==> flow/design.v <==
`timescale 1ns/1ps
module fir(
	input			clk_100k,
	input			rst_n,
	input 	signed [8:0]	samp_in,
	output 	signed [8:0]	fir_out	
);
wire	signed [15:0]	b[0:20];
reg	signed [8:0]	samp[0:20]; 
wire signed [24:0]	mult[0:20];
wire signed [33:0]	sum;
assign b[0] = 16'h0312;
assign b[1] = 16'h03F8;
assign b[2] = 16'h0694;
assign b[3] = 16'h0AAD;
assign b[4] = 16'h0FE6;
assign b[5] = 16'h15BC;
assign b[6] = 16'h1B9F;
assign b[7] = 16'h20F9;
assign b[8] = 16'h2539;
assign b[9] = 16'h27F6;
assign b[10] = 16'h28E9;
assign b[11] = 16'h27F6;
assign b[12] = 16'h2539;
assign b[13] = 16'h20F9;
assign b[14] = 16'h1B9F;
assign b[15] = 16'h15BC;
assign b[16] = 16'h0FE6;
assign b[17] = 16'h0AAD;
assign b[18] = 16'h0694;
assign b[19] = 16'h03F8;
assign b[20] = 16'h0312;
integer i;
always @(posedge clk_100k or negedge rst_n) begin
	if(!rst_n) begin
		for(i=20;i>=0;i=i-1)begin
			samp[i] <= 0;
		end
	end
	else begin  
		for(i=20;i>0;i=i-1)begin
			samp[i] <= samp[i-1];
		end
		samp[0] <= samp_in;
	end
end
genvar j;
for(j=0;j<=20;j=j+1)begin
	assign mult[j] = $signed(samp[j])*$signed(b[j]);
end
assign sum = mult[0]+mult[1]+mult[2]+mult[3]+mult[4]+mult[5]+mult[6]+mult[7]+mult[8]+mult[9]+mult[10]+mult[11]+mult[12]+mult[13]+mult[14]+mult[15]+mult[16]+mult[17]+mult[18]+mult[19]+mult[20];
assign fir_out = sum[24:16];
endmodule
# Reports on fir
# Tool output for the design above, in the order of the flow.
# Line numbers count from 1 in the design file above.
# Cell names lack the library's common part.
# Not given: n/a
[inputs]
top_module = "fir"
clk_port = "clk_100k"
lib = "sky130hd"
corner = "tt_025C_1v80"

# Word-level counts
# Counts by Yosys on the flattened word-level netlist (proc, flatten, opt, wreduce). Print and check cells are left out. Cells with the same type and inputs are merged into one.
[classes]
addsub = 20
mul = 21
[ops]
columns = ["op", "count"]
rows = [
  ["multiplier 9 x 15 -> 24 bit with constant B", 5],
  ["multiplier 9 x 14 -> 23 bit with constant B", 4],
  ["multiplier 9 x 12 -> 21 bit with constant B", 4],
  ["multiplier 9 x 10 -> 19 bit with constant B", 4],
  ["multiplier 9 x 13 -> 22 bit with constant B", 2],
  ["multiplier 9 x 8 -> 17 bit with constant B", 2],
  ["adder 25 x 24 -> 25 bit", 7],
  ["adder 25 x 23 -> 25 bit", 3],
  ["adder 25 x 22 -> 25 bit", 2],
  ["adder 24 x 23 -> 25 bit", 1],
  ["adder 25 x 20 -> 25 bit", 1],
  ["adder 25 x 21 -> 25 bit", 1],
  ["adder 25 bit", 1],
  ["adder 23 x 22 -> 24 bit", 1],
  ["adder 22 x 22 -> 23 bit", 1],
  ["adder 21 x 21 -> 22 bit", 1],
  ["adder 20 x 20 -> 21 bit", 1],
]
[bits]
register_bits = 189
input_bits = 11
out_inout_bits = 9
elab_cells = 62

# Depth
# Longest topological path by Yosys (ltp), each cell counted once; first at word level (registers and memories cut), then after technology mapping (sequential cells cut; the memories' decode and read muxes count).
[logic_depth]
word_depth = 21
ABC_AREA = 1
depth_mapped = 52
mapped_depth_nobuf = 52

# Netlist
# The flow's flattened synthesis, as Yosys stat reports it; memories are mapped. The netlist is that of the ABC_AREA named above (0 if unset); the other value can give another one.
[mapped]
stdcells = 5389
mapped_area_um2 = 54572.3
seq_area_um2 = 4729.5
flip_flops = 189
[types]
columns = ["type", "count", "area_total_um2"]
rows = [
  ["fa_1", 1108, 2.22E+04],
  ["ha_1", 1175, 14701.6],
  ["inv_1", 1746, 6.55E+03],
  ["dfrtp_1", 189, 4.73E+03],
  ["nand2_1", 336, 1261.21],
  ["xor2_1", 121, 1.06E+03],
  ["a21oi_1", 196, 980.941],
  ["xnor2_1", 73, 639.363],
  ["nand3_1", 86, 430.413],
  ["nor2_1", 112, 420.403],
  ["o21ai_0", 60, 300.288],
  ["or2_2", 25, 156.4],
  ["a21o_1", 19, 142.637],
  ["nor3_1", 28, 140.134],
  ["o21bai_1", 16, 120.115],
  ["o2111ai_1", 8, 70.067],
  ["o21a_1", 9, 67.565],
  ["o21ai_1", 12, 60.058],
]
# Other cell types: 33; their cells: 70.

# Timing after synthesis
# Path of least setup slack by OpenSTA after synthesis, without wires, with an ideal clock, recovery checks aside; 20% of the period is set as input and as output delay. Where synthesis merged equal registers, the netlist keeps one of their names.
[synth_timing]
path_type = "reg2out"
startpoint = "reg samp[9][0]"
endpoint = "out fir_out[7]"
period_ns = 16.0
out_delay_ns = 3.200
launch_ns = 0.000
arrival_time_ns = 10.834
required_ns = 12.800
path_slack_ns = 1.966
path_delay_ns = 10.834
driving_pins = 36
synth_period_reached_ns = 14.034
# "path_delay_ns" = arrival - input delay + setup time.
# At an output port there is no setup time.
# "driving_pins" counts driving pins, that of a launching flip-flop among them; a cell with two outputs on the path counts twice.
# "synth_period_reached_ns" is the clock period less the worst setup slack; recovery checks do not enter. This is arithmetic on one report: input and output delays are still those of the set period (20% each).
# Between the ends stands the longest chain of elaborated cells between them, by number of cells; it is not shown to be the way that was timed. Of several equally long chains one is given.
# A line is the first line of the expression or statement that the cell stems from. Yosys adds cells for indexed reads and writes and turns some case tables into memories.
[synth_between]
path_cell_list = "dfrtp_1 fa_1 inv_1 fa_1 fa_1 fa_1 inv_1 fa_1 ha_1 a21oi_1 o21ai_1 a21oi_1 xnor2_1 fa_1 fa_1 inv_1 fa_1 inv_1 fa_1 fa_1 inv_1 fa_1 fa_1 fa_1 fa_1 inv_1 fa_1 inv_1 fa_1 inv_1 ha_1 nand4_1 nor4_1 o21ai_0 o211ai_1 xor2_1"
elab_chain_len = 13
[synth_lines]
columns = ["element", "line", "text"]
rows = [
  ["from (decl)", 9, "reg signed [8:0] samp[0:20];"],
  ["from (assign)", 37, "samp[i] <= 0;"],
  ["from (assign)", 42, "samp[i] <= samp[i-1];"],
  ["multiplier 9 x 14 -> 23 bit", 49, "assign mult[j] = $signed(samp[j])*$signed(b[j]);"],
  ["adder 25 x 24 -> 25 bit x5", 51, "assign sum = mult[0]+mult[1]+mult[2]+mult[3]+mult[4]+mult[5]+mult[6]+mult[7]+mult[8]+mult[9]+mult[10]+mult[11] ..."],
  ["adder 25 x 23 -> 25 bit x2", 51, ""],
  ["adder 25 x 22 -> 25 bit x2", 51, ""],
  ["adder 25 x 21 -> 25 bit", 51, ""],
  ["adder 25 x 20 -> 25 bit", 51, ""],
  ["adder 25 bit", 51, ""],
  ["to (decl)", 6, "output signed [8:0] fir_out"],
]

# Timing after layout
# Path of least setup slack in the final report of entry B (OpenROAD, finished layout, wires in). Where an end is a register, its clock arrival counts in the times.
[layout_timing]
path_type = "reg2out"
startpoint = "reg samp[9][0]"
endpoint = "out fir_out[8]"
period_ns = 20.0
out_delay_ns = 4.00
launch_ns = 0.55
arrival_time_ns = 13.43
required_ns = 16.00
path_slack_ns = 2.57
driving_pins = 40
# Between the ends stands the longest chain of elaborated cells between them, by number of cells; it is not shown to be the way that was timed. Of several equally long chains one is given.
[layout_between]
path_cell_list = "dfrtp_1 fa_1 inv_1 fa_1 fa_1 fa_1 inv_1 fa_1 ha_1 a21oi_1 o21ai_1 a21oi_1 xnor2_1 fa_1 fa_1 inv_1 fa_1 inv_1 (+4 left out) fa_1 fa_1 fa_1 inv_1 fa_1 inv_1 fa_1 inv_1 ha_1 nand2_1 nor2_1 a21oi_1 or2_0 nand2_1 a21oi_1 nand3_1 nand2_1 clkdlybuf4s50_1"
elab_chain_len = 13
[layout_lines]
columns = ["element", "line", "text"]
rows = [
  ["from (decl)", 9, "reg signed [8:0] samp[0:20];"],
  ["from (assign)", 37, "samp[i] <= 0;"],
  ["from (assign)", 42, "samp[i] <= samp[i-1];"],
  ["multiplier 9 x 14 -> 23 bit", 49, "assign mult[j] = $signed(samp[j])*$signed(b[j]);"],
  ["adder 25 x 24 -> 25 bit x5", 51, "assign sum = mult[0]+mult[1]+mult[2]+mult[3]+mult[4]+mult[5]+mult[6]+mult[7]+mult[8]+mult[9]+mult[10]+mult[11] ..."],
  ["adder 25 x 23 -> 25 bit x2", 51, ""],
  ["adder 25 x 22 -> 25 bit x2", 51, ""],
  ["adder 25 x 21 -> 25 bit", 51, ""],
  ["adder 25 x 20 -> 25 bit", 51, ""],
  ["adder 25 bit", 51, ""],
  ["to (decl)", 6, "output signed [8:0] fir_out"],
]

Subject: flow runs of fir

Hi,

Top module fir; platform sky130hd; tools Yosys and OpenROAD; 2 stored runs in no particular order. Input and output delays are each 20% of the period that was set; the output load is 0.01 pF.
"timing.worst_path_ns" is the time allowed to the run's worst setup path (the clock period less input and output delay, where it has them) less its slack. Clock arrival times count: a late capture clock shortens it, a late launch clock lengthens it.

# entry A
==> flow/run.sh <==
#!/bin/bash
# the make line also repeats the synthesis and layout settings of config.mk as NAME=value (left out here)
make -C /OpenROAD-flow-scripts/flow DESIGN_CONFIG=/design/flow/config.mk WORK_HOME=/design/flow/orfs CLKGATE_MAP_FILE= finish
==> flow/config.mk <==
export PLATFORM = sky130hd
export DESIGN_NAME = fir
export DESIGN_NICKNAME = fir
export VERILOG_FILES = /design/flow/design.v
export SDC_FILE = /design/flow/constraint.sdc
export NUM_CORES = 4
export LEC_CHECK = 0
export ABC_AREA = 1
export CAP_MARGIN = 20
export CELL_PAD_IN_SITES_DETAIL_PLACEMENT = 0
export CELL_PAD_IN_SITES_GLOBAL_PLACEMENT = 3
export CORE_ASPECT_RATIO = 0.71
export CORE_MARGIN = 10
export CORE_UTILIZATION = 69
export CTS_CLUSTER_SIZE = 81
export PLACE_DENSITY = 0.83
export SLEW_MARGIN = 5
export TNS_END_PERCENT = 35
==> flow/constraint.sdc <==
create_clock -name core_clock -period 23.9 [get_ports {clk_100k}]
set_input_delay 4.7800 -clock core_clock [delete_from_list [all_inputs] [get_ports {clk_100k}]]
set_output_delay 4.7800 -clock core_clock [all_outputs]
set_load 0.01 [all_outputs]

==> entry A: results <==
outcome="unfinished; error GPL-0301 in placement"

# entry B
==> flow/run.sh <==
#!/bin/bash
# the make line also repeats the synthesis and layout settings of config.mk as NAME=value (left out here)
make -C /OpenROAD-flow-scripts/flow DESIGN_CONFIG=/design/flow/config.mk WORK_HOME=/design/flow/orfs CLKGATE_MAP_FILE= finish
==> flow/config.mk <==
export PLATFORM = sky130hd
export DESIGN_NAME = fir
export DESIGN_NICKNAME = fir
export VERILOG_FILES = /design/flow/design.v
export SDC_FILE = /design/flow/constraint.sdc
export NUM_CORES = 4
export LEC_CHECK = 0
export ABC_AREA = 1
export CAP_MARGIN = 20
export CELL_PAD_IN_SITES_GLOBAL_PLACEMENT = 0
export CORE_MARGIN = 9
export CORE_UTILIZATION = 18
export PLACE_DENSITY_LB_ADDON = 0.13
export SLEW_MARGIN = 20
==> flow/constraint.sdc <==
create_clock -name core_clock -period 20.0 [get_ports {clk_100k}]
set_input_delay 4.0000 -clock core_clock [delete_from_list [all_inputs] [get_ports {clk_100k}]]
set_output_delay 4.0000 -clock core_clock [all_outputs]
set_load 0.01 [all_outputs]

==> entry B: results <==
post_synth_area_um2=54572.3
design_die_area_um2=323323.0
finalCellArea_um2=60436.7
worstSetupSlack_ns=2.570
timing.setup.tns_ns=0.000
hold_ws_ns=0.511
timing.worst_path_ns=13.43
path_kind="reg2out"

Regards
